==> flow/design.v <==
module top (
    input clk,                   
    input mode,                  
    input song,                  
    input plus,                  
    input minus,                 
    input rst,                   
    input set,                   
    input refer,                 
    input player1,               
    input player2,               
    output reg [8:0] rope,       
    output reg [1:0] sel,        
    output reg [1:0] ledr,       
    output reg [1:0] ledg,       
    output reg [1:0] ledb,       
    output reg [3:0] ledop,      
    output reg [7:0] segdata1,   
    output reg [7:0] segdata0,   
    output reg [7:0] seg,        
    output reg [7:0] sel8,       
    output reg ledplayer1,       
    output reg ledplayer2,       
    output reg buzzer,           
    output reg round_indicator_1, 
    output reg round_indicator_2 
);
wire playsong;                   
wire song_pulse;                 
wire mode_pulse;                 
wire plus_pulse;                 
wire minus_pulse;                
wire set_pulse;                  
wire refer_pulse;                
wire player1_pulse;              
wire player2_pulse;              
wire [1:0] led_slowgreen;        
wire [3:0] led_midyellow;        
wire [1:0] led_fastred;          
wire [8:0] led_rope_afk1;        
wire [1:0] led_win_afk1;         
wire [1:0] led_test_afk1;        
wire [8:0] led_rope_afk2;        
wire [1:0] led_win_afk2;         
wire [1:0] led_test_afk2;        
reg gameoverflag;                    
reg win1;                        
reg win2;                        
reg draw;                        
reg winflag_1;                   
reg winflag_2;                   
reg buzzerflag;                  
reg [1:0] modereg;               
reg [3:0] cycle;                 
reg [2:0] scan;                  
reg [3:0] score1;                
reg [3:0] score2;                
reg [3:0] win;                   
reg [3:0] now_round_reg1;        
reg [3:0] now_round_reg0;        
reg [7:0] secreg;                
reg [3:0] secreg1;               
reg [3:0] secreg0;               
reg [7:0] sec;                   
reg [3:0] sec1;                  
reg [3:0] sec0;                  
reg [4:0] now_round;             
reg [1:0] cntdownsec;            
reg [1:0] buzzer_gameover_1;     
reg [3:0] buzzer_gameover_8;     
reg [3:0] next_state;            
reg [3:0] current_state;         
reg [63:0] dispseg;              
reg [23:0] flick_cnt_1Hz;        
reg [23:0] flick_cnt_2Hz;        
reg [22:0] flick_cnt_4Hz_1;      
reg [22:0] flick_cnt_4Hz_2;      
reg [22:0] flick_cnt_4_33Hz;     
reg [23:0] buzzer_cnt_1Hz;       
reg [22:0] buzzer_cnt_4Hz;       
reg [25:0] buzzer_cnt_0_5Hz;     
reg [23:0] countdown_1Hz;        
reg [23:0] win_cnt_2Hz;          
parameter init              = 4'd0;
parameter time_set          = 4'd1;
parameter round_set         = 4'd2;
parameter finish_setting    = 4'd3;
parameter counting_down     = 4'd4;
parameter gaming            = 4'd5;
parameter check             = 4'd6;
parameter gameover          = 4'd7;
debounce mode_debounce (                               
    .clk (clk),
    .rst (rst),
    .key (mode),
    .key_pulse (mode_pulse)
);
debounce song_debounce (                               
    .clk (clk),
    .rst (rst),
    .key (song),
    .key_pulse (song_pulse)
);
debounce sec_plus_debounce (                               
    .clk (clk),
    .rst (rst),
    .key (plus),
    .key_pulse (plus_pulse)
);
debounce sec_minus_debounce (                               
    .clk (clk),
    .rst (rst),
    .key (minus),
    .key_pulse (minus_pulse)
);
debounce set_debounce (                               
    .clk (clk),
    .rst (rst),
    .key (set),
    .key_pulse (set_pulse)
);
debounce refer_debounce (                               
    .clk (clk),
    .rst (rst),
    .key (refer),
    .key_pulse (refer_pulse)
);
debounce player1_debounce (                               
    .clk (clk),
    .rst (rst),
    .key (player1),
    .key_pulse (player1_pulse)
);
debounce player2_debounce (                               
    .clk (clk),
    .rst (rst),
    .key (player2),
    .key_pulse (player2_pulse)
);
breath_led_slow greenslow (
    .clk(clk),
    .rst(rst),
    .ledslow1(led_slowgreen[0]),
    .ledslow2(led_slowgreen[1])
);
breath_led_mid yellowmid (
    .clk(clk),
    .rst(rst),
    .ledmid11(led_midyellow[0]),
    .ledmid12(led_midyellow[1]),
    .ledmid21(led_midyellow[2]),
    .ledmid22(led_midyellow[3])
);
breath_led_fast redfast (
    .clk(clk),
    .rst(rst),
    .ledfast1(led_fastred[0]),
    .ledfast2(led_fastred[1])
);
breath_led_afk1 afk1(
    .clk(clk),
    .rst(rst),
    .ledafkrope(led_rope_afk1),
    .ledafk1(led_win_afk1[0]),
    .ledafk2(led_win_afk1[1]),
    .ledafk3(led_test_afk1[0]),
    .ledafk4(led_test_afk1[1])
);
breath_led_afk2 afk2(
    .clk(clk),
    .rst(rst),
    .ledafkrope(led_rope_afk2),
    .ledafk1(led_win_afk2[0]),
    .ledafk2(led_win_afk2[1]),
    .ledafk3(led_test_afk2[0]),
    .ledafk4(led_test_afk2[1])
);
playsongs bgm(
    .clk(clk),
    .rst(gameoverflag),
    .song(song_pulse),
    .buzzer(playsong)
);
always @(posedge clk or negedge rst)
begin
    if(!rst)
    begin
        ledop[1] <= 0;
        current_state <= init;
    end
    else
    begin
        current_state <= next_state;
        ledop[1] <= 1;
    end
end
always @(posedge clk)
begin
    case(current_state)
    init:   next_state <= time_set;
    time_set:
    begin
        if(set_pulse)
        next_state <= round_set;
    end
    round_set:
    begin
        if(set_pulse)
        next_state <= finish_setting;
    end
    finish_setting:
    begin
        if(refer_pulse)
        next_state <= counting_down;
    end
    counting_down:
    begin
        if(cntdownsec == 0)
        next_state <= gaming;
    end
    gaming:
    begin
        if(secreg > 0)
        begin
            if(rope[0] || rope[8])
            next_state <= check;
        end
        else
        next_state<= check;
    end
    check:
    begin
        if((score1 == win)|| (score2 == win))
        next_state <= gameover;
        else
        begin
            if(refer_pulse)
            next_state <= counting_down;
        end
    end
    gameover:
    begin
        next_state <= gameover;
    end
    endcase
end
always @(posedge clk)
begin
    case(current_state)
    init:
    begin
        score1  <= 0;
        score2  <= 0;
        win1    <= 0;
        win2    <= 0;
        now_round<=1;
        draw    <= 0;
    end
    gaming:
    begin
        if      (rope[0])   begin win1 <= 1; win2 <= 0; end
        else if (rope[8])   begin win1 <= 0; win2 <= 1; end
        else if ((rope[0]||rope[1]||rope[2]||rope[3])&&(secreg == 0)) begin win1 <= 1; win2 <= 0; end
        else if ((rope[5]||rope[6]||rope[7]||rope[8])&&(secreg == 0)) begin win1 <= 0; win2 <= 1; end
        else if (rope[4]&&(secreg == 0)) begin draw <= 1; end
    end
    check:
    begin
        if      (win1)  begin score1 <= score1 + 1; now_round <= now_round + 1; win1 <= 0; end
        else if (win2)  begin score2 <= score2 + 1; now_round <= now_round + 1; win2 <= 0; end
        else if (draw)  begin now_round <= now_round + 1; draw <= 0; end
    end
    default:
    begin
        win1 <= 0;
        win2 <= 0;
    end
    endcase
end
always @(posedge clk)
begin
    case(current_state)
    init:
    begin
        ledr    <= 2'b00;
        ledg    <= 2'b11;
        ledb    <= 2'b11;
    end
    time_set:
    begin
    if(set_pulse)  
    begin
        ledr[1] <= 1;
        ledg[1] <= 0;
    end
    end
    round_set:
    begin
    if(set_pulse)  
    begin
        ledr[0] <= 1;
        ledg[0] <= 0;
    end  
    end
    finish_setting:
    begin
        if(refer_pulse)
        begin
            ledr <= 2'b11;
            ledg <= 2'b11;
            ledb <= 2'b11;
            flick_cnt_4Hz_1 <= 0;
        end
    end
    counting_down:
    begin
        if(flick_cnt_4Hz_1 >= 3_000)
        begin
            ledr <= ~ledr;
            ledg <= ~ledg;
            ledb <= ~ledb;
            flick_cnt_4Hz_1 <= 0;
        end
        else flick_cnt_4Hz_1 <= flick_cnt_4Hz_1 + 1;
        if(cntdownsec == 0)
        begin
            ledr <= 2'b11;
            ledg <= 2'b11;
            ledb <= 2'b11;
        end
    end
    gaming:
    begin
        if(rope[4])
        begin
            ledg[0] <= led_slowgreen[0];
            ledg[1] <= led_slowgreen[1];
            ledr[1] <= 1;
            ledr[0] <= 1;
        end
        else if(rope[2]||rope[3]||rope[5]||rope[6])
        begin
            ledg[0] <= led_midyellow[0];
            ledr[0] <= led_midyellow[1];
            ledg[1] <= led_midyellow[2];
            ledr[1] <= led_midyellow[3];
        end
        else if(rope[0]||rope[1]||rope[7]||rope[8])
        begin
            ledg[0] <= 1;
            ledg[1] <= 1;
            ledr[0] <= led_fastred[0];
            ledr[1] <= led_fastred[1];
        end
    end
    default:
    begin
        ledr    <= 2'b11;
        ledg    <= 2'b11;
        ledb    <= 2'b11;
        flick_cnt_4Hz_1 <= 0;
    end
    endcase
end
always @(posedge clk)
begin
    case(current_state)
    init:
    begin
        sec     <= 5;
        win     <= 1;
    end
    time_set:
    begin
        if(plus_pulse)  
        begin
            if (sec >= 95)
            sec <= 5;
            else
            sec <= sec + 5;
        end
        if(minus_pulse)  
        begin
            if (sec <= 5)
            sec <= 95;
            else
            sec <= sec - 5;
        end
    end
    round_set:
    begin
        if(plus_pulse)  
        begin
            if(win == 9) win <= 1;
            else win <= win + 1;
        end
        if(minus_pulse)  
        begin
            if(win == 1) win <= 9;
            else win <= win - 1;
        end
    end
    default: begin win <= win; end
    endcase
end
always @(posedge clk)
begin
    case(current_state)
    init:
    begin
        ledop[3] <= 1;
        ledop[2] <= 1;
        ledop[0] <= 1;
    end
    time_set:
    begin
        if(set) ledop[0] <= 1;
        else    ledop[0] <= 0;
        if(plus)ledop[2] <= 1;
        else    ledop[2] <= 0;
        if(minus)ledop[3] <= 1;
        else    ledop[3] <= 0;
    end
    round_set:
    begin
        if(set) ledop[0] <= 1;
        else    ledop[0] <= 0;
        if(plus)ledop[2] <= 1;
        else    ledop[2] <= 0;
        if(minus)ledop[3] <= 1;
        else    ledop[3] <= 0;
    end
    default:
    begin
        ledop[3] <= 1;
        ledop[2] <= 1;
        ledop[0] <= 1;
    end
    endcase
end
always @(posedge clk)
begin
    case(current_state)
    counting_down:
    begin
        if(flick_cnt_1Hz >= 12_000)
        begin
            cntdownsec <= cntdownsec - 1;
            flick_cnt_1Hz <= 0;
        end
        else flick_cnt_1Hz <= flick_cnt_1Hz + 1;
    end
    default:
    begin
        flick_cnt_1Hz <= 0;
        cntdownsec <= 3;
    end
    endcase
end
always @(posedge clk)
begin
    case(current_state)
    init: countdown_1Hz <= 0;
    counting_down:
    begin
        secreg <= sec;
    end
    gaming:
    begin
        if(countdown_1Hz >= 12_000)
        begin
            countdown_1Hz <= 0;
            secreg <= secreg - 1;
        end
        else countdown_1Hz <= countdown_1Hz + 1;
    end
    check:
    begin
        if(rope[0]||rope[8])    secreg <= secreg;
        if(secreg == 0)         secreg <= secreg;
    end
    endcase
end
always @(posedge clk)
begin
    if(current_state == init)
    begin
        sec1    <= 0;
        sec0    <= 0;
        secreg1 <= 0;
        secreg0 <= 0;
        now_round_reg1 <= 0;
        now_round_reg0 <= 0;
    end
    sec0 <= sec % 10;
    sec1 <= sec / 10;
    secreg0 <= secreg % 10;
    secreg1 <= secreg / 10;
    now_round_reg0 <= now_round % 10;
    now_round_reg1 <= now_round / 10;
end
always @(posedge clk)
begin
    case(current_state)
    init:
    begin
        sel <= 2'b11;
        flick_cnt_2Hz <= 0;
    end
    time_set:
    begin
        if(flick_cnt_2Hz>=6_000)
        begin
            sel <= ~sel;
            flick_cnt_2Hz <= 0;
        end
        else flick_cnt_2Hz <= flick_cnt_2Hz + 1;
    end
    round_set:
    begin
    sel[0] <= 1;
    if(flick_cnt_2Hz>=6_000)
        begin
            sel[1] <= ~sel[1];
            flick_cnt_2Hz <= 0;
        end
    else flick_cnt_2Hz <= flick_cnt_2Hz + 1;
    end
    finish_setting: sel <= 2'b00;
    counting_down: sel <= 2'b10;
    gaming: sel <= 2'b00;
    endcase
end
always @(posedge clk)
begin
    case(current_state)
    init: dispseg <= 64'h0;
    time_set:
    begin
    case(sec0)
        0: segdata0 <= 8'h3f;
        5: segdata0 <= 8'h6d;
    endcase
    case(sec1)
        0: segdata1 <= 8'h3f;
        1: segdata1 <= 8'h06;
        2: segdata1 <= 8'h5b;
        3: segdata1 <= 8'h4f;
        4: segdata1 <= 8'h66;
        5: segdata1 <= 8'h6d;
        6: segdata1 <= 8'h7d;
        7: segdata1 <= 8'h07;
        8: segdata1 <= 8'h7f;
        9: segdata1 <= 8'h6f;
    endcase
    end
    round_set:
    begin
    case(win)
        1: segdata1 <= 8'h06;
        2: segdata1 <= 8'h5b;
        3: segdata1 <= 8'h4f;
        4: segdata1 <= 8'h66;
        5: segdata1 <= 8'h6d;
        6: segdata1 <= 8'h7d;
        7: segdata1 <= 8'h07;
        8: segdata1 <= 8'h7f;
        9: segdata1 <= 8'h6f;
    endcase
    end
    finish_setting:
    begin
    case(sec0)
        0: segdata0 <= 8'h3f;
        5: segdata0 <= 8'h6d;
    endcase
    case(sec1)
        0: segdata1 <= 8'h3f;
        1: segdata1 <= 8'h06;
        2: segdata1 <= 8'h5b;
        3: segdata1 <= 8'h4f;
        4: segdata1 <= 8'h66;
        5: segdata1 <= 8'h6d;
        6: segdata1 <= 8'h7d;
        7: segdata1 <= 8'h07;
        8: segdata1 <= 8'h7f;
        9: segdata1 <= 8'h6f;
    endcase
    case(win)
    1:
    begin
        dispseg[63:56] <= 8'h06;     
        dispseg[55:48] <= 8'h40;     
        dispseg[47:40] <= 8'h3f;     
        dispseg[39:32] <= 8'h3f;     
        dispseg[31:24] <= 8'h3f;     
        dispseg[23:16] <= 8'h40;     
        dispseg[15:8]  <= 8'h40;     
        dispseg[7:0]   <= 8'h3f;     
    end
    2:
    begin
        dispseg[63:56] <= 8'h5b;     
        dispseg[55:48] <= 8'h40;     
        dispseg[47:40] <= 8'h3f;     
        dispseg[39:32] <= 8'h3f;     
        dispseg[31:24] <= 8'h3f;     
        dispseg[23:16] <= 8'h40;     
        dispseg[15:8]  <= 8'h40;     
        dispseg[7:0]   <= 8'h3f;     
    end
    3:
    begin
        dispseg[63:56] <= 8'h4f;     
        dispseg[55:48] <= 8'h40;     
        dispseg[47:40] <= 8'h3f;     
        dispseg[39:32] <= 8'h3f;     
        dispseg[31:24] <= 8'h3f;     
        dispseg[23:16] <= 8'h40;     
        dispseg[15:8]  <= 8'h40;     
        dispseg[7:0]   <= 8'h3f;     
    end
    4:
    begin
        dispseg[63:56] <= 8'h66;     
        dispseg[55:48] <= 8'h40;     
        dispseg[47:40] <= 8'h3f;     
        dispseg[39:32] <= 8'h3f;     
        dispseg[31:24] <= 8'h3f;     
        dispseg[23:16] <= 8'h40;     
        dispseg[15:8]  <= 8'h40;     
        dispseg[7:0]   <= 8'h3f;     
    end
    5:
    begin
        dispseg[63:56] <= 8'h6d;     
        dispseg[55:48] <= 8'h40;     
        dispseg[47:40] <= 8'h3f;     
        dispseg[39:32] <= 8'h3f;     
        dispseg[31:24] <= 8'h3f;     
        dispseg[23:16] <= 8'h40;     
        dispseg[15:8]  <= 8'h40;     
        dispseg[7:0]   <= 8'h3f;     
    end
    6:
    begin
        dispseg[63:56] <= 8'h7d;     
        dispseg[55:48] <= 8'h40;     
        dispseg[47:40] <= 8'h3f;     
        dispseg[39:32] <= 8'h3f;     
        dispseg[31:24] <= 8'h3f;     
        dispseg[23:16] <= 8'h40;     
        dispseg[15:8]  <= 8'h40;     
        dispseg[7:0]   <= 8'h3f;     
    end
    7:
    begin
        dispseg[63:56] <= 8'h07;     
        dispseg[55:48] <= 8'h40;     
        dispseg[47:40] <= 8'h3f;     
        dispseg[39:32] <= 8'h3f;     
        dispseg[31:24] <= 8'h3f;     
        dispseg[23:16] <= 8'h40;     
        dispseg[15:8]  <= 8'h40;     
        dispseg[7:0]   <= 8'h3f;     
    end
    8:
    begin
        dispseg[63:56] <= 8'h7f;     
        dispseg[55:48] <= 8'h40;     
        dispseg[47:40] <= 8'h3f;     
        dispseg[39:32] <= 8'h3f;     
        dispseg[31:24] <= 8'h3f;     
        dispseg[23:16] <= 8'h40;     
        dispseg[15:8]  <= 8'h40;     
        dispseg[7:0]   <= 8'h3f;     
    end
    9:
    begin
        dispseg[63:56] <= 8'h6f;     
        dispseg[55:48] <= 8'h40;     
        dispseg[47:40] <= 8'h3f;     
        dispseg[39:32] <= 8'h3f;     
        dispseg[31:24] <= 8'h3f;     
        dispseg[23:16] <= 8'h40;     
        dispseg[15:8]  <= 8'h40;     
        dispseg[7:0]   <= 8'h3f;     
    end
    endcase
    end
    counting_down:
    begin
    case(now_round_reg1)
        0: dispseg[47:40] <=8'h3f;
        1: dispseg[47:40] <=8'h06;
        2: dispseg[47:40] <=8'h5b;
        3: dispseg[47:40] <=8'h4f;
        4: dispseg[47:40] <=8'h66;
        5: dispseg[47:40] <=8'h6d;
        6: dispseg[47:40] <=8'h7d;
        7: dispseg[47:40] <=8'h07;
        8: dispseg[47:40] <=8'h7f;
        9: dispseg[47:40] <=8'h6f;
    endcase
    case(now_round_reg0)
        0: dispseg[39:32] <=8'h3f;
        1: dispseg[39:32] <=8'h06;
        2: dispseg[39:32] <=8'h5b;
        3: dispseg[39:32] <=8'h4f;
        4: dispseg[39:32] <=8'h66;
        5: dispseg[39:32] <=8'h6d;
        6: dispseg[39:32] <=8'h7d;
        7: dispseg[39:32] <=8'h07;
        8: dispseg[39:32] <=8'h7f;
        9: dispseg[39:32] <=8'h6f;
    endcase
    case(cntdownsec)   
        3: segdata0 <= 8'h4f;
        2: segdata0 <= 8'h5b;
        1: segdata0 <= 8'h06;
        0: segdata0 <= 8'h3f;
    endcase
    end
    gaming:
    begin
    case(secreg0)
        0: segdata0 <= 8'h3f;
        1: segdata0 <= 8'h06;
        2: segdata0 <= 8'h5b;
        3: segdata0 <= 8'h4f;
        4: segdata0 <= 8'h66;
        5: segdata0 <= 8'h6d;
        6: segdata0 <= 8'h7d;
        7: segdata0 <= 8'h07;
        8: segdata0 <= 8'h7f;
        9: segdata0 <= 8'h6f;
    endcase
    case(secreg1)
        0: segdata1 <= 8'h3f;
        1: segdata1 <= 8'h06;
        2: segdata1 <= 8'h5b;
        3: segdata1 <= 8'h4f;
        4: segdata1 <= 8'h66;
        5: segdata1 <= 8'h6d;
        6: segdata1 <= 8'h7d;
        7: segdata1 <= 8'h07;
        8: segdata1 <= 8'h7f;
        9: segdata1 <= 8'h6f;
    endcase
    end
    check:
    begin
    case(score1)
        0: dispseg[31:24] <= 8'h3f;
        1: dispseg[31:24] <= 8'h06;
        2: dispseg[31:24] <= 8'h5b;
        3: dispseg[31:24] <= 8'h4f;
        4: dispseg[31:24] <= 8'h66;
        5: dispseg[31:24] <= 8'h6d;
        6: dispseg[31:24] <= 8'h7d;
        7: dispseg[31:24] <= 8'h07;
        8: dispseg[31:24] <= 8'h7f;
        9: dispseg[31:24] <= 8'h6f;
    endcase
    case(score2)
        0: dispseg[7 : 0] <= 8'h3f;
        1: dispseg[7 : 0] <= 8'h06;
        2: dispseg[7 : 0] <= 8'h5b;
        3: dispseg[7 : 0] <= 8'h4f;
        4: dispseg[7 : 0] <= 8'h66;
        5: dispseg[7 : 0] <= 8'h6d;
        6: dispseg[7 : 0] <= 8'h7d;
        7: dispseg[7 : 0] <= 8'h07;
        8: dispseg[7 : 0] <= 8'h7f;
        9: dispseg[7 : 0] <= 8'h6f;
    endcase
    end
    gameover:
    begin
    if(score1 == win)
    begin
        dispseg[63:56] <= 8'h7d;
        dispseg[55:48] <= 8'h7d;
        dispseg[47:40] <= 8'h7d;
        dispseg[39:32] <= 8'h7d;
        dispseg[31:24] <= 8'h38;
        dispseg[23:16] <= 8'h3f;
        dispseg[15:8]  <= 8'h6d;
        dispseg[7:0]   <= 8'h79;
    end
    if(score2 == win)
    begin
        dispseg[63:56] <= 8'h38;
        dispseg[55:48] <= 8'h3f;
        dispseg[47:40] <= 8'h6d;
        dispseg[39:32] <= 8'h79;
        dispseg[31:24] <= 8'h7d;
        dispseg[23:16] <= 8'h7d;
        dispseg[15:8]  <= 8'h7d;
        dispseg[7:0]   <= 8'h7d;
    end
    end
    endcase
end
always @(posedge clk)
begin
    if(current_state >= finish_setting)
    begin
        scan <= scan + 1;
        case(scan)
        3'd0: begin sel8 <= 8'b1111_1110; seg <= dispseg[7:0]; end
        3'd1: begin sel8 <= 8'b1111_1101; seg <= dispseg[15:8]; end
        3'd2: begin sel8 <= 8'b1111_1011; seg <= dispseg[23:16]; end
        3'd3: begin sel8 <= 8'b1111_0111; seg <= dispseg[31:24]; end
        3'd4: begin sel8 <= 8'b1110_1111; seg <= dispseg[39:32]; end
        3'd5: begin sel8 <= 8'b1101_1111; seg <= dispseg[47:40]; end
        3'd6: begin sel8 <= 8'b1011_1111; seg <= dispseg[55:48]; end
        3'd7: begin sel8 <= 8'b0111_1111; seg <= dispseg[63:56]; end
        endcase
    end
    else sel8 <= 8'b1111_1111;
    if(current_state == init)
    begin
        scan <= 0;
        seg  <= 8'h00;
    end
end
always @(posedge clk)
begin
    case(current_state)
    init:
    begin
        flick_cnt_4_33Hz <= 0;
        cycle <= 1;
        winflag_2 <= 0;
        flick_cnt_4Hz_2 <= 0;
        rope <= 9'b0000_0_0000;
    end
    time_set:
    begin
        if      (modereg == 2'b00) rope <= led_rope_afk1;
        else if (modereg == 2'b01)
        begin
            rope[8:5] <= led_rope_afk2[8:5];
            rope[3:0] <= led_rope_afk2[3:0];
            rope[4] <= led_rope_afk2[4];
        end
        else if (modereg == 2'b10) rope <= 9'b1111_1_1111;
        else if (modereg == 2'b11) rope <= 9'b0000_0_0000;
    end
    round_set:
    begin
        if      (modereg == 2'b00) rope <= led_rope_afk1;
        else if (modereg == 2'b01)
        begin
            rope[8:5] <= led_rope_afk2[8:5];
            rope[3:0] <= led_rope_afk2[3:0];
            rope[4] <= led_rope_afk2[4];
        end
        else if (modereg == 2'b10) rope <= 9'b1111_1_1111;
        else if (modereg == 2'b11) rope <= 9'b0000_0_0000;
    end
    finish_setting: rope <= 9'b0000_0_0000;
    counting_down:
    begin
        if (flick_cnt_4_33Hz >= 2_769)
        begin
            cycle <= cycle + 1;
            flick_cnt_4_33Hz <= 0;
        end
        else flick_cnt_4_33Hz <= flick_cnt_4_33Hz + 1;
        case(cycle)
            1: rope <= 9'b1000_0_0001;
            2: rope <= 9'b0100_0_0010;
            3: rope <= 9'b0010_0_0100;
            4: rope <= 9'b0001_0_1000;
            5: rope <= 9'b0000_1_0000;
            6: rope <= 9'b0001_0_1000;
            7: rope <= 9'b0010_0_0100;
            8: rope <= 9'b0100_0_0010;
            9: rope <= 9'b1000_0_0001;
            10:rope <= 9'b0100_0_0010;
            11:rope <= 9'b0010_0_0100;
            12:rope <= 9'b0001_0_1000;
            13:rope <= 9'b0000_1_0000;
        endcase
    end
    gaming:
    begin
        if(player1_pulse) rope <= {rope[7:0],rope[8]};
        if(player2_pulse) rope <= {rope[0],rope[8:1]};
    end
    check:
    begin
        if((score1==win || score2==win )) winflag_2 <= 1;
        rope <= rope;
        flick_cnt_4_33Hz <= 0;
        cycle <= 1;
    end
    gameover:
    begin
        if((score1==win || score2==win ) && (winflag_2 == 1))
        begin
            rope <= 9'b0101_0_1010;
            winflag_2 <= 0;
        end
        if(flick_cnt_4Hz_2 >= 3_000)
        begin
            rope <= ~rope;
            flick_cnt_4Hz_2 <= 0;
        end
        else flick_cnt_4Hz_2 <= flick_cnt_4Hz_2 + 1;
    end
    default:
    begin
        flick_cnt_4_33Hz <= 0;
        cycle <= 1;
    end
    endcase
end
always @(posedge clk)
begin
    case(current_state)
    time_set:
    begin
        if(set_pulse||plus_pulse||minus_pulse||buzzerflag)
        begin
            if(buzzer_cnt_4Hz <= 1_500)
            begin
                buzzerflag <= 1;
                buzzer <= 1;
                buzzer_cnt_4Hz <= buzzer_cnt_4Hz + 1;
            end
            else
            begin
                buzzerflag <= 0;
                buzzer <= 0;
                buzzer_cnt_4Hz <= 0;
            end
        end
    end
    round_set:
    begin
        if(plus_pulse||minus_pulse||buzzerflag)
        begin
            if(buzzer_cnt_4Hz <= 1_500)
            begin
                buzzerflag <= 1;
                buzzer <= 1;
                buzzer_cnt_4Hz <= buzzer_cnt_4Hz + 1;
            end
            else
            begin
                buzzerflag <= 0;
                buzzer <= 0;
                buzzer_cnt_4Hz <= 0;
            end
        end
        if(set_pulse) buzzerflag <= 1;
    end
    finish_setting:
    begin
        if(buzzer_cnt_4Hz <= 1_500 && buzzerflag == 1)
        begin
            buzzerflag <= 1;
            buzzer <= 1;
            buzzer_cnt_4Hz <= buzzer_cnt_4Hz + 1;
        end
        else
        begin
            buzzerflag <= 0;
            buzzer <= 0;
            buzzer_cnt_4Hz <= 0;
        end
    end
    counting_down:
    begin
        if(buzzer_cnt_1Hz >= 6_000)
        begin
            buzzer <= ~buzzer;
            buzzer_cnt_1Hz <= 0;
        end
        else buzzer_cnt_1Hz <= buzzer_cnt_1Hz + 1;
    end
    check:
    begin
        if((score1==win || score2==win )) winflag_1 <= 1;
        if(buzzer_cnt_4Hz >= 1_500 && buzzer_gameover_8 < 8)
        begin
            buzzer <= ~buzzer;
            buzzer_cnt_4Hz <= 0;
            buzzer_gameover_8 <= buzzer_gameover_8 + 1;
        end
        else buzzer_cnt_4Hz <= buzzer_cnt_4Hz + 1;
    end
    gameover:
    begin
        if((score1==win || score2==win ) && (winflag_1 == 1))
        begin
            buzzer <= ~buzzer;
            winflag_1 <= 0;
        end
        if(buzzer_cnt_0_5Hz >= 24_000 && buzzer_gameover_1 < 1)
        begin
            buzzer <= ~buzzer;
            buzzer_cnt_0_5Hz <= 0;
            gameoverflag <= 1;
            buzzer_gameover_1 <= buzzer_gameover_1 + 1;
        end
        else buzzer_cnt_0_5Hz <= buzzer_cnt_0_5Hz + 1;
        if(buzzer_gameover_1 == 1)  buzzer <= playsong;
    end
    default:
    begin
        buzzer <= 0;
        buzzer_gameover_8 <= 0;
        buzzer_gameover_1 <= 0;
        buzzer_cnt_4Hz <= 0;
        buzzer_cnt_0_5Hz <= 0;
        winflag_1 <= 0;
        buzzerflag <= 0;
        gameoverflag <= 0;
    end 
    endcase
    if(current_state == init) buzzer_cnt_1Hz <= 0;
end
always @(posedge clk) 
begin
    case(current_state)
    time_set:
    begin
        if(modereg == 2'b00)
        begin
            ledplayer1 <= led_win_afk1[0];  
            ledplayer2 <= led_win_afk1[1];
        end
        else if(modereg == 2'b01)
        begin
            ledplayer1 <= led_win_afk2[0];  
            ledplayer2 <= led_win_afk2[1];
        end
        else if(modereg == 2'b10)
        begin
            ledplayer1 <= 1;  
            ledplayer2 <= 1;
        end
        else if(modereg == 2'b11)
        begin
            ledplayer1 <= 0;  
            ledplayer2 <= 0;
        end
    end
    round_set:
    begin
        if(modereg == 2'b00)
        begin
            ledplayer1 <= led_win_afk1[0];  
            ledplayer2 <= led_win_afk1[1];
        end
        else if(modereg == 2'b01)
        begin
            ledplayer1 <= led_win_afk2[0];  
            ledplayer2 <= led_win_afk2[1];
        end
        else if(modereg == 2'b10)
        begin
            ledplayer1 <= 1;  
            ledplayer2 <= 1;
        end
        else if(modereg == 2'b11)
        begin
            ledplayer1 <= 0;  
            ledplayer2 <= 0;
        end
    end
    check:
    begin
        if(win_cnt_2Hz >= 3_000)
        begin
            win_cnt_2Hz <= 0;
            if(rope[0]||rope[1]||rope[2]||rope[3])
            ledplayer1 <= ~ledplayer1;
            if(rope[5]||rope[6]||rope[7]||rope[8])
            ledplayer2 <= ~ledplayer2;
        end
        else win_cnt_2Hz <= win_cnt_2Hz + 1;
    end
    gameover:
    begin
        if(win_cnt_2Hz >= 3_000)
        begin
            win_cnt_2Hz <= 0;
            if(score1 == win)
            ledplayer1 <= ~ledplayer1;
            if(score2 == win)
            ledplayer2 <= ~ledplayer2;
        end
        else win_cnt_2Hz <= win_cnt_2Hz + 1;
    end
    default:
    begin
        ledplayer1 <= 0;
        ledplayer2 <= 0;
        win_cnt_2Hz <= 0;
    end
    endcase
end
always @(posedge clk)
begin
    case(current_state)
    time_set:
    begin
        if(modereg == 2'b00)
        begin
            round_indicator_1 <= led_test_afk1[0];
            round_indicator_2 <= led_test_afk1[1];
        end
        else if(modereg == 2'b01)
        begin
            round_indicator_1 <= led_test_afk2[0];
            round_indicator_2 <= led_test_afk2[1];
        end
        else if(modereg == 2'b10)
        begin
            round_indicator_1 <= 1;
            round_indicator_2 <= 1;
        end
        else if(modereg == 2'b11)
        begin
            round_indicator_1 <= 0;
            round_indicator_2 <= 0;
        end
    end
    round_set:
    begin
        if(modereg == 2'b00)
        begin
            round_indicator_1 <= led_test_afk1[0];
            round_indicator_2 <= led_test_afk1[1];
        end
        else if(modereg == 2'b01)
        begin
            round_indicator_1 <= led_test_afk2[0];
            round_indicator_2 <= led_test_afk2[1];
        end
        else if(modereg == 2'b10)
        begin
            round_indicator_1 <= 1;
            round_indicator_2 <= 1;
        end
        else if(modereg == 2'b11)
        begin
            round_indicator_1 <= 0;
            round_indicator_2 <= 0;
        end
    end
    default:
    begin
        round_indicator_1 <= 0;
        round_indicator_2 <= 0;
    end
    endcase
end
always @(posedge clk or negedge rst)
begin
    if(!rst) modereg <= 2'b00;
    else if(mode_pulse) modereg <= modereg + 1;
end
endmodule
module debounce (clk,rst,key,key_pulse);
parameter       N  =  1;                       
input             clk;
input             rst;
input 	[N-1:0]   key;                         
output  [N-1:0]   key_pulse;                   
reg     [N-1:0]   key_rst_pre;                 
reg     [N-1:0]   key_rst;                     
wire    [N-1:0]   key_edge;                    
always @(posedge clk or negedge rst)
begin
    if (!rst) begin
        key_rst <= {N{1'b1}};                 
        key_rst_pre <= {N{1'b1}};
    end
    else begin
        key_rst <= key;                      
        key_rst_pre <= key_rst;              
    end    
end
assign key_edge = key_rst_pre & (~key_rst); 
reg	[7:0]	  cnt;                        
always @(posedge clk or negedge rst)
begin
    if(!rst)
        cnt <= 8'h0;
    else if(key_edge)
        cnt <= 8'h0;
    else
        cnt <= cnt + 1'h1;
end  
reg     [N-1:0]   key_sec_pre;                 
reg     [N-1:0]   key_sec;                    
always @(posedge clk or negedge rst)
begin
    if (!rst) 
        key_sec <= {N{1'b1}};                
    else if (cnt==8'hff)
        key_sec <= key;  
end
always @(posedge clk or negedge rst)
begin
    if (!rst)
        key_sec_pre <= {N{1'b1}};
    else                   
        key_sec_pre <= key_sec;             
end      
assign key_pulse = key_sec_pre & (~key_sec);     
endmodule
module breath_led_slow(clk,rst,ledslow1,ledslow2);
input clk;             	 
input rst;             	 
output reg ledslow1;     
output reg ledslow2;
reg [24:0] cnt1;       	 
reg [24:0] cnt2;       	 
reg flag;              	 
parameter   CNT_NUM = 40;	 
always@(posedge clk or negedge rst) begin 
	if(!rst) begin
		cnt1<=13'd0;
		end 
	else begin
		if(cnt1>=CNT_NUM-1) 
			cnt1<=1'b0;
		else 
			cnt1<=cnt1+1'b1; 
		end
	end
always@(posedge clk or negedge rst) begin 
	if(!rst) begin
		cnt2<=13'd0;
		flag<=1'b0;
	end 
	else begin
		if(cnt1==CNT_NUM-1) begin	 
			if(!flag) begin       	 
				if(cnt2>=CNT_NUM-1)	 
					flag<=1'b1;
				else
					cnt2<=cnt2+1'b1;
			end 
			else begin           	 
				if(cnt2<=0)          
					flag<=1'b0;
				else 
					cnt2<=cnt2-1'b1;
			end
		end
	else cnt2<=cnt2;   	 
	ledslow1 <= (cnt1<cnt2)?1'b0:1'b1;
	ledslow2 <= (cnt2<cnt1)?1'b0:1'b1;
	end
end
endmodule
module breath_led_mid(clk,rst,ledmid11,ledmid12,ledmid21,ledmid22);
input clk;             	 
input rst;             	 
output reg ledmid11;     
output reg ledmid12;
output reg ledmid21;
output reg ledmid22;
reg [24:0] cnt1;       	 
reg [24:0] cnt2;       	 
reg flag;              	 
parameter   CNT_NUM = 24;	 
always@(posedge clk or negedge rst) begin 
	if(!rst) begin
		cnt1<=13'd0;
		end 
	else begin
		if(cnt1>=CNT_NUM-1) 
			cnt1<=1'b0;
		else 
			cnt1<=cnt1+1'b1; 
		end
	end
always@(posedge clk or negedge rst) begin 
	if(!rst) begin
		cnt2<=13'd0;
		flag<=1'b0;
	end 
	else begin
		if(cnt1==CNT_NUM-1) begin	 
			if(!flag) begin       	 
				if(cnt2>=CNT_NUM-1)	 
					flag<=1'b1;
				else
					cnt2<=cnt2+1'b1;
			end 
			else begin           	 
				if(cnt2<=0)          
					flag<=1'b0;
				else 
					cnt2<=cnt2-1'b1;
			end
		end
	else cnt2<=cnt2;   	 
	ledmid11 <= (cnt1<cnt2)?1'b0:1'b1;
	ledmid12 <= ledmid11;
	ledmid21 <= (cnt2<cnt1)?1'b0:1'b1;
	ledmid22 <= ledmid21;
	end
end
endmodule
module breath_led_fast(clk,rst,ledfast1,ledfast2);
input clk;             	 
input rst;             	 
output reg ledfast1;     
output reg ledfast2;
reg [24:0] cnt1;       	 
reg [24:0] cnt2;       	 
reg flag;              	 
parameter   CNT_NUM = 15;	 
always@(posedge clk or negedge rst) begin 
	if(!rst) begin
		cnt1<=13'd0;
		end 
	else begin
		if(cnt1>=CNT_NUM-1) 
			cnt1<=1'b0;
		else 
			cnt1<=cnt1+1'b1; 
		end
	end
always@(posedge clk or negedge rst) begin 
	if(!rst) begin
		cnt2<=13'd0;
		flag<=1'b0;
	end 
	else begin
		if(cnt1==CNT_NUM-1) begin	 
			if(!flag) begin       	 
				if(cnt2>=CNT_NUM-1)	 
					flag<=1'b1;
				else
					cnt2<=cnt2+1'b1;
			end 
			else begin           	 
				if(cnt2<=0)          
					flag<=1'b0;
				else 
					cnt2<=cnt2-1'b1;
			end
		end
	else cnt2<=cnt2;   	 
	ledfast1 <= (cnt1<cnt2)?1'b0:1'b1;
	ledfast2 <= (cnt2<cnt1)?1'b0:1'b1;
	end
end
endmodule
module breath_led_afk1(clk,rst,ledafkrope,ledafk1,ledafk2,ledafk3,ledafk4);
input clk;             	 
input rst;             	 
output reg [8:0] ledafkrope;     
output reg ledafk1;
output reg ledafk2;
output reg ledafk3;
output reg ledafk4;
reg [24:0] cnt1;       	 
reg [24:0] cnt2;       	 
reg flag;              	 
parameter   CNT_NUM = 40;	 
always@(posedge clk or negedge rst) begin 
	if(!rst) begin
		cnt1<=13'd0;
		end 
	else begin
		if(cnt1>=CNT_NUM-1) 
			cnt1<=1'b0;
		else 
			cnt1<=cnt1+1'b1; 
		end
	end
always@(posedge clk or negedge rst) begin 
	if(!rst) begin
		cnt2<=13'd0;
		flag<=1'b0;
	end 
	else begin
		if(cnt1==CNT_NUM-1) begin	 
			if(!flag) begin       	 
				if(cnt2>=CNT_NUM-1)	 
					flag<=1'b1;
				else
					cnt2<=cnt2+1'b1;
			end 
			else begin           	 
				if(cnt2<=0)          
					flag<=1'b0;
				else 
					cnt2<=cnt2-1'b1;
			end
		end
	else cnt2<=cnt2;   	 
	ledafkrope[8] <= (cnt1<cnt2)?1'b0:1'b1;
	ledafkrope[7] <= (cnt1<cnt2)?1'b0:1'b1;
	ledafkrope[6] <= (cnt1<cnt2)?1'b0:1'b1;
	ledafkrope[5] <= (cnt1<cnt2)?1'b0:1'b1;
	ledafkrope[4] <= (cnt1<cnt2)?1'b0:1'b1;
	ledafkrope[3] <= (cnt1<cnt2)?1'b0:1'b1;
	ledafkrope[2] <= (cnt1<cnt2)?1'b0:1'b1;
	ledafkrope[1] <= (cnt1<cnt2)?1'b0:1'b1;
	ledafkrope[0] <= (cnt1<cnt2)?1'b0:1'b1;
	ledafk1 <= (cnt1<cnt2)?1'b0:1'b1;
	ledafk2 <= (cnt1<cnt2)?1'b0:1'b1;
	ledafk3 <= (cnt1<cnt2)?1'b0:1'b1;
	ledafk4 <= (cnt1<cnt2)?1'b0:1'b1;
	end
end
endmodule
module breath_led_afk2(clk,rst,ledafkrope,ledafk1,ledafk2,ledafk3,ledafk4);
input clk;             	 
input rst;             	 
output reg [8:0] ledafkrope;     
output reg ledafk1;
output reg ledafk2;
output reg ledafk3;
output reg ledafk4;
reg [24:0] cnt1;       	 
reg [24:0] cnt2;       	 
reg flag;              	 
parameter   CNT_NUM = 40;	 
always@(posedge clk or negedge rst) begin 
	if(!rst) begin
		cnt1<=13'd0;
		end 
	else begin
		if(cnt1>=CNT_NUM-1) 
			cnt1<=1'b0;
		else 
			cnt1<=cnt1+1'b1; 
		end
	end
always@(posedge clk or negedge rst) begin 
	if(!rst) begin
		cnt2<=13'd0;
		flag<=1'b0;
	end 
	else begin
		if(cnt1==CNT_NUM-1) begin	 
			if(!flag) begin       	 
				if(cnt2>=CNT_NUM-1)	 
					flag<=1'b1;
				else
					cnt2<=cnt2+1'b1;
			end 
			else begin           	 
				if(cnt2<=0)          
					flag<=1'b0;
				else 
					cnt2<=cnt2-1'b1;
			end
		end
	else cnt2<=cnt2;   	 
	ledafkrope[8] <= (cnt1<cnt2)?1'b0:1'b1;
	ledafkrope[7] <= (cnt1<cnt2)?1'b0:1'b1;
	ledafkrope[6] <= (cnt1<cnt2)?1'b0:1'b1;
	ledafkrope[5] <= (cnt1<cnt2)?1'b0:1'b1;
	ledafkrope[4] <= (cnt1>cnt2)?1'b0:1'b1;
	ledafkrope[3] <= (cnt1<cnt2)?1'b0:1'b1;
	ledafkrope[2] <= (cnt1<cnt2)?1'b0:1'b1;
	ledafkrope[1] <= (cnt1<cnt2)?1'b0:1'b1;
	ledafkrope[0] <= (cnt1<cnt2)?1'b0:1'b1;
	ledafk1 <= (cnt1>cnt2)?1'b0:1'b1;
	ledafk2 <= (cnt1>cnt2)?1'b0:1'b1;
	ledafk3 <= (cnt1>cnt2)?1'b0:1'b1;
	ledafk4 <= (cnt1>cnt2)?1'b0:1'b1;
	end
end
endmodule
module playsongs(
    input clk,
    input rst,
    input song,
    output reg buzzer
);
parameter   N_sil= 440,  
            N_do = 458,  
            N_re = 408,  
            N_mi = 364,  
            N_fa = 343,  
            N_so = 306,  
            N_la = 272,  
            N_si = 243,  
            stoptime= 11,
            dotime  = 13,
            retime  = 14,
            mitime  = 16,
            fatime  = 17,
            sotime  = 19,
            latime  = 22,
            sitime  = 24;
reg [16:0]	cnt0;	     
reg [10:0]	cnt1;	     
reg	[6 :0]	cnt2;	     
reg	[16:0]	pre_set;	 
wire[16:0]	pre_div;	 
reg	[10:0]	cishu;	     
wire[10:0]	cishu_div;	 
reg [1: 0]  flag;	     
reg	[6 :0]	YINFU;	     
always @(posedge clk or negedge rst)
begin
    if(!rst)        flag <= 2'b00;
    else if(song)   flag <= flag + 1;
end
always @(posedge clk or negedge rst)
begin
    if(!rst)                YINFU <= 66;
    else if(flag == 2'b00)  YINFU <= 66;
    else if(flag == 2'b01)  YINFU <= 48;
    else if(flag == 2'b10)  YINFU <= 36;
    else                    YINFU <= 1;
end
always @(posedge clk or negedge rst)
begin
    if(!rst)                    cnt0 <= 0;
    else if(flag == 2'b11)      cnt0 <= 0;
    else if(song)               cnt0 <= 0;
    else
    begin
        if(cnt0 == pre_set - 1) cnt0 <= 0;
        else                    cnt0 <= cnt0 + 1;
    end
end
always @(posedge clk or negedge rst)
begin
    if(!rst)                    cnt1 <= 0;
    else if(flag == 2'b11)      cnt1 <= 0;
    else if(song)               cnt1 <= 0;
    else
    begin
        if(cnt0 == pre_set - 1)
        begin
            if(cnt1 == cishu)   cnt1 <= 0;
            else                cnt1 <= cnt1 + 1;
        end
    end
end
always @(posedge clk or negedge rst)
begin
    if(!rst)                        cnt2 <= 0;
    else if(flag == 2'b11)          cnt2 <= 0;
    else if(song)                   cnt2 <= 0;
    else
    begin
        if(cnt1 == cishu && cnt0 == pre_set - 1)
        begin
            if(cnt2 == YINFU - 1)   cnt2 <= 0;
            else                    cnt2 <= cnt2 + 1;
        end
    end
end
always @(*)
begin
    case(pre_set)
        N_sil:cishu<= stoptime;
        N_do:cishu <= dotime;
        N_re:cishu <= retime;
        N_mi:cishu <= mitime;
        N_fa:cishu <= fatime;
        N_so:cishu <= sotime;
        N_la:cishu <= latime;
        N_si:cishu <= sitime;
        default:cishu <= stoptime;
    endcase
end
always @(*)
begin
    if(flag == 2'b00)
    begin
        case(cnt2)	 
            0 : pre_set <= N_mi;
            1 : pre_set <= N_mi;
            2 : pre_set <= N_fa;
            3 : pre_set <= N_so;
            4 : pre_set <= N_so;
            5 : pre_set <= N_fa;
            6 : pre_set <= N_mi;
            7 : pre_set <= N_re;
            8 : pre_set <= N_do;
            9 : pre_set <= N_do;
            10: pre_set <= N_re;
            11: pre_set <= N_mi;            
            12: pre_set <= N_mi;
            13: pre_set <= N_re;
            14: pre_set <= N_re;
            15: pre_set <= N_sil;
            16: pre_set <= N_mi;
            17: pre_set <= N_mi;
            18: pre_set <= N_fa;
            19: pre_set <= N_so;
            20: pre_set <= N_so;
            21: pre_set <= N_fa;
            22: pre_set <= N_mi;
            23: pre_set <= N_re;
            24: pre_set <= N_do;
            25: pre_set <= N_do;
            26: pre_set <= N_re;
            27: pre_set <= N_mi;
            28: pre_set <= N_re;
            29: pre_set <= N_do;
            30: pre_set <= N_do;
            31: pre_set <= N_sil;
            32: pre_set <= N_re;
            33: pre_set <= N_re;
            34: pre_set <= N_mi;
            35: pre_set <= N_do;
            36: pre_set <= N_re;
            37: pre_set <= N_mi;
            38: pre_set <= N_fa;
            39: pre_set <= N_mi;
            40: pre_set <= N_do;
            41: pre_set <= N_re;
            42: pre_set <= N_mi;
            43: pre_set <= N_fa;
            44: pre_set <= N_mi;
            45: pre_set <= N_re;
            46: pre_set <= N_do;
            47: pre_set <= N_re;
            48: pre_set <= N_so;
            49: pre_set <= N_sil;
            50: pre_set <= N_mi;
            51: pre_set <= N_mi;
            52: pre_set <= N_fa;
            53: pre_set <= N_so;
            54: pre_set <= N_so;
            55: pre_set <= N_fa;
            56: pre_set <= N_mi;
            57: pre_set <= N_re;
            58: pre_set <= N_do;
            59: pre_set <= N_do;
            60: pre_set <= N_re;
            61: pre_set <= N_mi;
            62: pre_set <= N_re;
            63: pre_set <= N_do;
            64: pre_set <= N_do;
            65: pre_set <= N_sil;
            default: pre_set <= N_sil;
        endcase
    end
    else if (flag == 2'b01)
    begin
        case(cnt2)	 
            0 : pre_set <= N_do;
            1 : pre_set <= N_do;
            2 : pre_set <= N_so;
            3 : pre_set <= N_so;
            4 : pre_set <= N_la;
            5 : pre_set <= N_la;
            6 : pre_set <= N_so;
            7 : pre_set <= N_sil;
            8 : pre_set <= N_fa;
            9 : pre_set <= N_fa;
            10: pre_set <= N_mi;
            11: pre_set <= N_mi;
            12: pre_set <= N_re;
            13: pre_set <= N_re;
            14: pre_set <= N_do;
            15: pre_set <= N_sil;
            16: pre_set <= N_so;
            17: pre_set <= N_so;
            18: pre_set <= N_fa;
            19: pre_set <= N_fa;
            20: pre_set <= N_mi;
            21: pre_set <= N_mi;
            22: pre_set <= N_re;
            23: pre_set <= N_sil;
            24: pre_set <= N_so;
            25: pre_set <= N_so;
            26: pre_set <= N_fa;
            27: pre_set <= N_fa;
            28: pre_set <= N_mi;
            29: pre_set <= N_mi;
            30: pre_set <= N_re;
            31: pre_set <= N_sil;
            32: pre_set <= N_do;
            33: pre_set <= N_do;
            34: pre_set <= N_so;
            35: pre_set <= N_so;
            36: pre_set <= N_la;
            37: pre_set <= N_la;
            38: pre_set <= N_so;
            39: pre_set <= N_sil;
            40: pre_set <= N_fa;
            41: pre_set <= N_fa;
            42: pre_set <= N_mi;
            43: pre_set <= N_mi;
            44: pre_set <= N_re;
            45: pre_set <= N_re;
            46: pre_set <= N_do;
            47: pre_set <= N_sil;
            default: pre_set <= N_sil;
        endcase
    end
    else if (flag == 2'b10)
    begin
        case(cnt2)	 
            0 : pre_set <= N_do;
            1 : pre_set <= N_re;
            2 : pre_set <= N_mi;
            3 : pre_set <= N_do;
            4 : pre_set <= N_do;
            5 : pre_set <= N_re;
            6 : pre_set <= N_mi;
            7 : pre_set <= N_do;
            8 : pre_set <= N_mi;
            9 : pre_set <= N_fa;
            10: pre_set <= N_so;
            11: pre_set <= N_sil;
            12: pre_set <= N_mi;
            13: pre_set <= N_fa;
            14: pre_set <= N_so;
            15: pre_set <= N_sil;
            16: pre_set <= N_so;
            17: pre_set <= N_la;
            18: pre_set <= N_so;
            19: pre_set <= N_fa;
            20: pre_set <= N_mi;
            21: pre_set <= N_do;
            22: pre_set <= N_so;
            23: pre_set <= N_la;
            24: pre_set <= N_so;
            25: pre_set <= N_fa;
            26: pre_set <= N_mi;
            27: pre_set <= N_do;
            28: pre_set <= N_re;
            29: pre_set <= N_so;
            30: pre_set <= N_do;
            31: pre_set <= N_sil;
            32: pre_set <= N_re;
            33: pre_set <= N_so;
            34: pre_set <= N_do;
            35: pre_set <= N_sil;
            default: pre_set <= N_sil;
        endcase
    end
    else    pre_set <= N_sil;
end
assign pre_div = pre_set / 2;
assign cishu_div = cishu * 4 / 5;
always @(posedge clk or negedge rst)
begin
    if(!rst)                    buzzer <= 0;
    else if(pre_set != N_sil)
    begin
        if(cnt1 < cishu_div)
        begin
            if(cnt0 < pre_div)  buzzer <= 0;
            else                buzzer <= 1;
        end
        else                    buzzer <= 0;
    end
    else                        buzzer <= 0;
end
endmodule
* Reports on top *
The steps from the RTL of top to its reports follow in flow order.
Line numbers count from 1 in the design file above.
Operators: Yosys type, input widths -> output width; for muxes data width and select width s.
Cell names lack the library's common part.
A cell with -- has no value.

set-up
  top = top
  clock input = clk
  cell library = sky130hd
  corner = tt_025C_1v80

* Word level *
Yosys after proc, flatten, opt, wreduce and memory -nomap, before mapping. Memory bits, and registers merged into a memory's read port (data or address), are not among the register bits. Print and check cells are not counted.
Yosys's memory passes give these memory sizes; they may raise the number of words (mostly to a power of two), join words into wider ones and drop unused or constant bits.

word-level totals
  ROM bits = 2048
  memories kept = 3
  output and inout bits = 58
  flip-flop bits (word level) = 861

memory list
  name             words  bits a word  read ports  wr ports  line  RTL
  (no name shown)  128    8            1           0         1582  case(cnt2)
  (no name shown)  64     8            1           0         1654  case(cnt2)
  (no name shown)  64     8            1           0         1708  case(cnt2)

cells by class
  multiplexer cells = 283
  $add $sub $neg = 53
  bitwise gates (word level) = 52
  div/mod/pow operators = 7
  magnitude comparators = 43
  eq/ne operators = 203
  reduce/logical cells = 127

operators by type and width
  cell                   number
  $pmux 8 s10            7
  $mux 25                20
  $div 8x4->32 const B   2
  $mod 8x4->32 const B   2
  $add 25x1->25 const B  10
  $mux 8                 28
  $mux 23                9
  $lt 25x25->1           8
  $eq 4x3->1 const B     41
  $pmux 8 s4             5
  $ge 25x6->1 const B    6
  $pmux 24 s2            3
  $pmux 8 s3             6
  $mux 17                8
  $div 5x4->32 const B   1
  $mod 5x4->32 const B   1
  $pmux 8 s8             2
  $sub 25x1->25 const B  5
  $le 25x1->1 const B    5
  $add 24x1->24 const B  5
  $mux 4                 30
  $pmux 23 s5            1
  $eq 17x9->1 const B    6
  $mux 1                 102
  $div 13x3->32 const B  1
  $mux 24                4
  $add 23x1->23 const B  4
  $pmux 23 s2            2

Not listed: further kinds 112, cells in them 444.

* Logic depth *
Depth = most cells in a row (Yosys ltp): at word level without a register or memory, in the mapped netlist without a sequential cell, where the memories' decode and read muxes count.

depth
  word-level depth = 11
  ABC_AREA = 0
  gate-level depth with buffers = 32
  gate-level depth less buffers = 29

* Synthesis result *
The flow's flattened synthesis, as Yosys stat reports it; memories are mapped. The netlist is that of the ABC_AREA named above (0 if unset); the other value can give another one.
The area totals of this step are shown rounded.

synthesis totals
  mapped area = 47380 µm²
  mapped cells = 4893
  mapped flip-flops = 824
  buffers = 176

cell types
  cell type  number  total area (µm²)
  edfxtp_1   328     9.85E+03
  dfrtp_1    368     9.21E+03
  ha_1       368     4.6E+03
  nor2_1     514     1929.35
  dfxtp_1    95      1.9E+03
  xnor2_1    213     1.87E+03
  o21ai_0    297     1.49E+03
  nand2_1    370     1.39E+03
  a21oi_1    267     1.34E+03
  xor2_1     153     1.34E+03
  inv_1      287     1.08E+03
  nand3_1    187     935.898
  dfstp_2    33      867.082
  nor4_1     95      594.32
  a21o_1     78      585.562
  nor2b_1    92      575.552
  clkbuf_1   142     533.011
  nor3_1     101     505.485

Not listed: further types 74, cells in them 905.
The figures by module come from a second, unflattened synthesis with its own total; it is not the netlist above.

unflattened totals
  cells (unflattened synthesis) = 5338
  area (unflattened synthesis) = 50540 µm²

Each row is one instance without its submodules.

modules
  module           cells  area (µm²)  instances
  top              2209   22000       1
  playsongs        680    5338        1
  breath_led_afk2  437    3954        1
  debounce         43     490.5       8
  breath_led_mid   422    3901        1
  breath_led_slow  425    3842        1
  breath_led_fast  397    3804        1
  breath_led_afk1  424    3775        1

* Timing after synthesis *
Source: OpenSTA report_checks on the synthesized netlist (no wires, ideal clock, input and output delay 20% of the period each), path of least setup slack; recovery checks are left aside. Register names are those of the netlist, which keeps one name where synthesis merged equal registers.

timing path after synthesis
  path kind = register to register
  from = reg bgm.cnt2[0]
  to = reg bgm.buzzer
  library setup time = 65 ps
  path delay = 6367 ps
  path slack = 3633 ps
  data arrival time = 6302 ps
  path buffers = 3
  launch time at the first pin = 0 ps
  stages on the path = 31
  clock period = 10000 ps
  period reached after synthesis = 6367 ps

"path delay" = arrival - input delay + setup time.
"stages on the path" counts driving pins, that of a launching flip-flop among them; a cell with two outputs on the path counts twice.
"period reached after synthesis" is the clock period less the worst setup slack; recovery checks do not enter. This is arithmetic on one report: input and output delays are still those of the set period (20% each).
The rows between start and end are the longest chain of elaborated cells between them; the timing report does not say that the signal goes this way. Where chains are equally long, one stands for them.
A line is the first line of the expression or statement that the cell stems from. Yosys adds cells for indexed reads and writes and turns some case tables into memories.
The chain passes a memory read, where the word-level depth is cut; so it can be longer than that depth.
A register here has more assigning lines than the two given.

between the ends, after synthesis
  path through = dfrtp_1 clkbuf_1 clkbuf_1 inv_1 ha_1 clkbuf_1 a2111oi_0 o21ai_0 a311oi_1 inv_1 ha_1 mux2_2 and4_1 a21oi_1 inv_1 nand2_1 ha_1 nor3_1 a41oi_1 a21o_1 nand2_1 ha_1 o21a_1 o22ai_1 a211oi_1 ha_1 a21o_1 a21oi_1 o211ai_1 a41oi_1 o211a_1
  cells in the longest elaborated chain = 11
  elaborated cells on any way between the ends = 23
  RTL lines with such cells = 11
  classes of those cells = 1 x div; 2 x compare; 8 x eq/ne; 9 x mux; 3 x memory

RTL lines, path after synthesis
  element             line  RTL
  start: declaration  1505  reg [6 :0] cnt2;
  start: assignment   1552  if(!rst)                        cnt2 <= 0;
  start: assignment   1560  else                    cnt2 <= cnt2 + 1;
  $mem_v2 64x8        1708  case(cnt2)
  $mux 17             1708
  $mux 17             1706  else if (flag == 2'b10)
  $mux 17             1652  else if (flag == 2'b01)
  $mux 17             1580  if(flag == 2'b00)
  $eq 17x8->1         1566  case(pre_set)
  $pmux 5 s7          1566
  $div 13x3->32       1751  assign cishu_div = cishu * 4 / 5;
  $lt 11x11->1        1757  if(cnt1 < cishu_div)
  $mux 1              1757
  $mux 1              1755  else if(pre_set != N_sil)
  end: assignment     1754  if(!rst)                    buzzer <= 0;
  end: assignment     1759  if(cnt0 < pre_div)  buzzer <= 0;
  end: declaration    1485  output reg buzzer

* Path in the finished layout *
From the final timing report of run A: the path of least setup slack in the routed layout; clock arrival at registers is part of the times.
The path's times are printed in steps of 10 ps; the period is the one set.

timing path after layout
  path kind = register to register
  from = reg bgm.cnt2[1]
  to = reg bgm.buzzer
  stages on the path = 28
  data arrival time = 8180 ps
  path buffers = 0
  library setup time = 50 ps
  path slack = 2430 ps
  launch time at the first pin = 660 ps
  clock period = 10000 ps

The rows between start and end are the longest chain of elaborated cells between them; the timing report does not say that the signal goes this way. Where chains are equally long, one stands for them.
The chain passes a memory read, where the word-level depth is cut; so it can be longer than that depth.
A register here has more assigning lines than the two given.

between the ends, after layout
  path through = dfrtp_1 inv_1 ha_1 a2111oi_0 o21ai_0 a311oi_1 inv_1 ha_1 mux2_2 and4_1 a21oi_1 inv_1 nand2_1 ha_1 nor3_1 a41oi_1 a21o_1 nand2_1 ha_1 o21a_1 o22ai_1 a211oi_1 ha_1 a21o_1 a21oi_1 o211ai_1 a41oi_1 o211a_1
  cells in the longest elaborated chain = 11
  elaborated cells on any way between the ends = 23
  RTL lines with such cells = 11
  classes of those cells = 1 x div; 2 x compare; 8 x eq/ne; 9 x mux; 3 x memory

RTL lines, path after layout
  element             line  RTL
  start: declaration  1505  reg [6 :0] cnt2;
  start: assignment   1552  if(!rst)                        cnt2 <= 0;
  start: assignment   1560  else                    cnt2 <= cnt2 + 1;
  $mem_v2 64x8        1708  case(cnt2)
  $mux 17             1708
  $mux 17             1706  else if (flag == 2'b10)
  $mux 17             1652  else if (flag == 2'b01)
  $mux 17             1580  if(flag == 2'b00)
  $eq 17x8->1         1566  case(pre_set)
  $pmux 5 s7          1566
  $div 13x3->32       1751  assign cishu_div = cishu * 4 / 5;
  $lt 11x11->1        1757  if(cnt1 < cishu_div)
  $mux 1              1757
  $mux 1              1755  else if(pre_set != N_sil)
  end: assignment     1754  if(!rst)                    buzzer <= 0;
  end: assignment     1759  if(cnt0 < pre_div)  buzzer <= 0;
  end: declaration    1485  output reg buzzer

top through Yosys and OpenROAD on sky130hd: 4 stored runs, unordered, with their settings and measured results. The constraints put input and output delay at 20% of the set period each and load the outputs with 0.01 pF.
"period achieved" is the run's clock period less its worst setup slack. It is reckoned from that one timing run; input and output delays stay at 20% of the period that was set.
By "critical path time" is meant the share of the clock period that the worst setup path is allowed (20% is reserved at inputs, 20% at outputs), minus its slack. Clock arrival times at its registers enter into it.
"critical path time" is known to 10 ps.
Measured values are rounded.
Settings: -- = not set for that run.

item                                    run A                 run B                 run C                 run D
CELL_PAD_IN_SITES_DETAIL_PLACEMENT      1                     2                     0                     1
CORE_UTILIZATION                        40                    40                    55                    16
CTS_CLUSTER_DIAMETER                    231                   231                   231                   308
CTS_CLUSTER_SIZE                        32                    32                    32                    --
GPL_ROUTABILITY_DRIVEN                  0                     0                     0                     --
MAX_ROUTING_LAYER                       met4                  met4                  met4                  --
PLACE_DENSITY_LB_ADDON                  0.1                   0.1                   0.1                   --
period_ns                               10.0                  10.0                  10.0                  5.04
CAP_MARGIN                              20                    20                    40                    20
CORE_MARGIN                             2                     8                     9                     7
SLEW_MARGIN                             20                    20                    20                    20
CELL_PAD_IN_SITES_GLOBAL_PLACEMENT      --                    1                     1                     --
GPL_TIMING_DRIVEN                       --                    0                     0                     --
MIN_ROUTING_LAYER                       --                    --                    met1                  --
SETUP_SLACK_MARGIN                      --                    --                    1.5                   0.06
ABC_AREA                                --                    --                    --                    0
CORE_ASPECT_RATIO                       --                    --                    --                    1.96
PLACE_DENSITY                           --                    --                    --                    0.65
TNS_END_PERCENT                         --                    --                    --                    15
mapped cell area after synthesis (µm²)  47380                 47380                 47380                 47380
total die area (µm²)                    121200                129700                97040                 312500
utilization (%)                         43.4                  44.1                  60.4                  19.8
smallest setup slack (ps)               2435                  1618                  2349                  -317
period achieved (ps)                    7565                  8382                  7651                  5357
critical path time (ps)                 7570                  8380                  7650                  5360
kind of the worst setup path            register to register  register to register  register to register  register to register
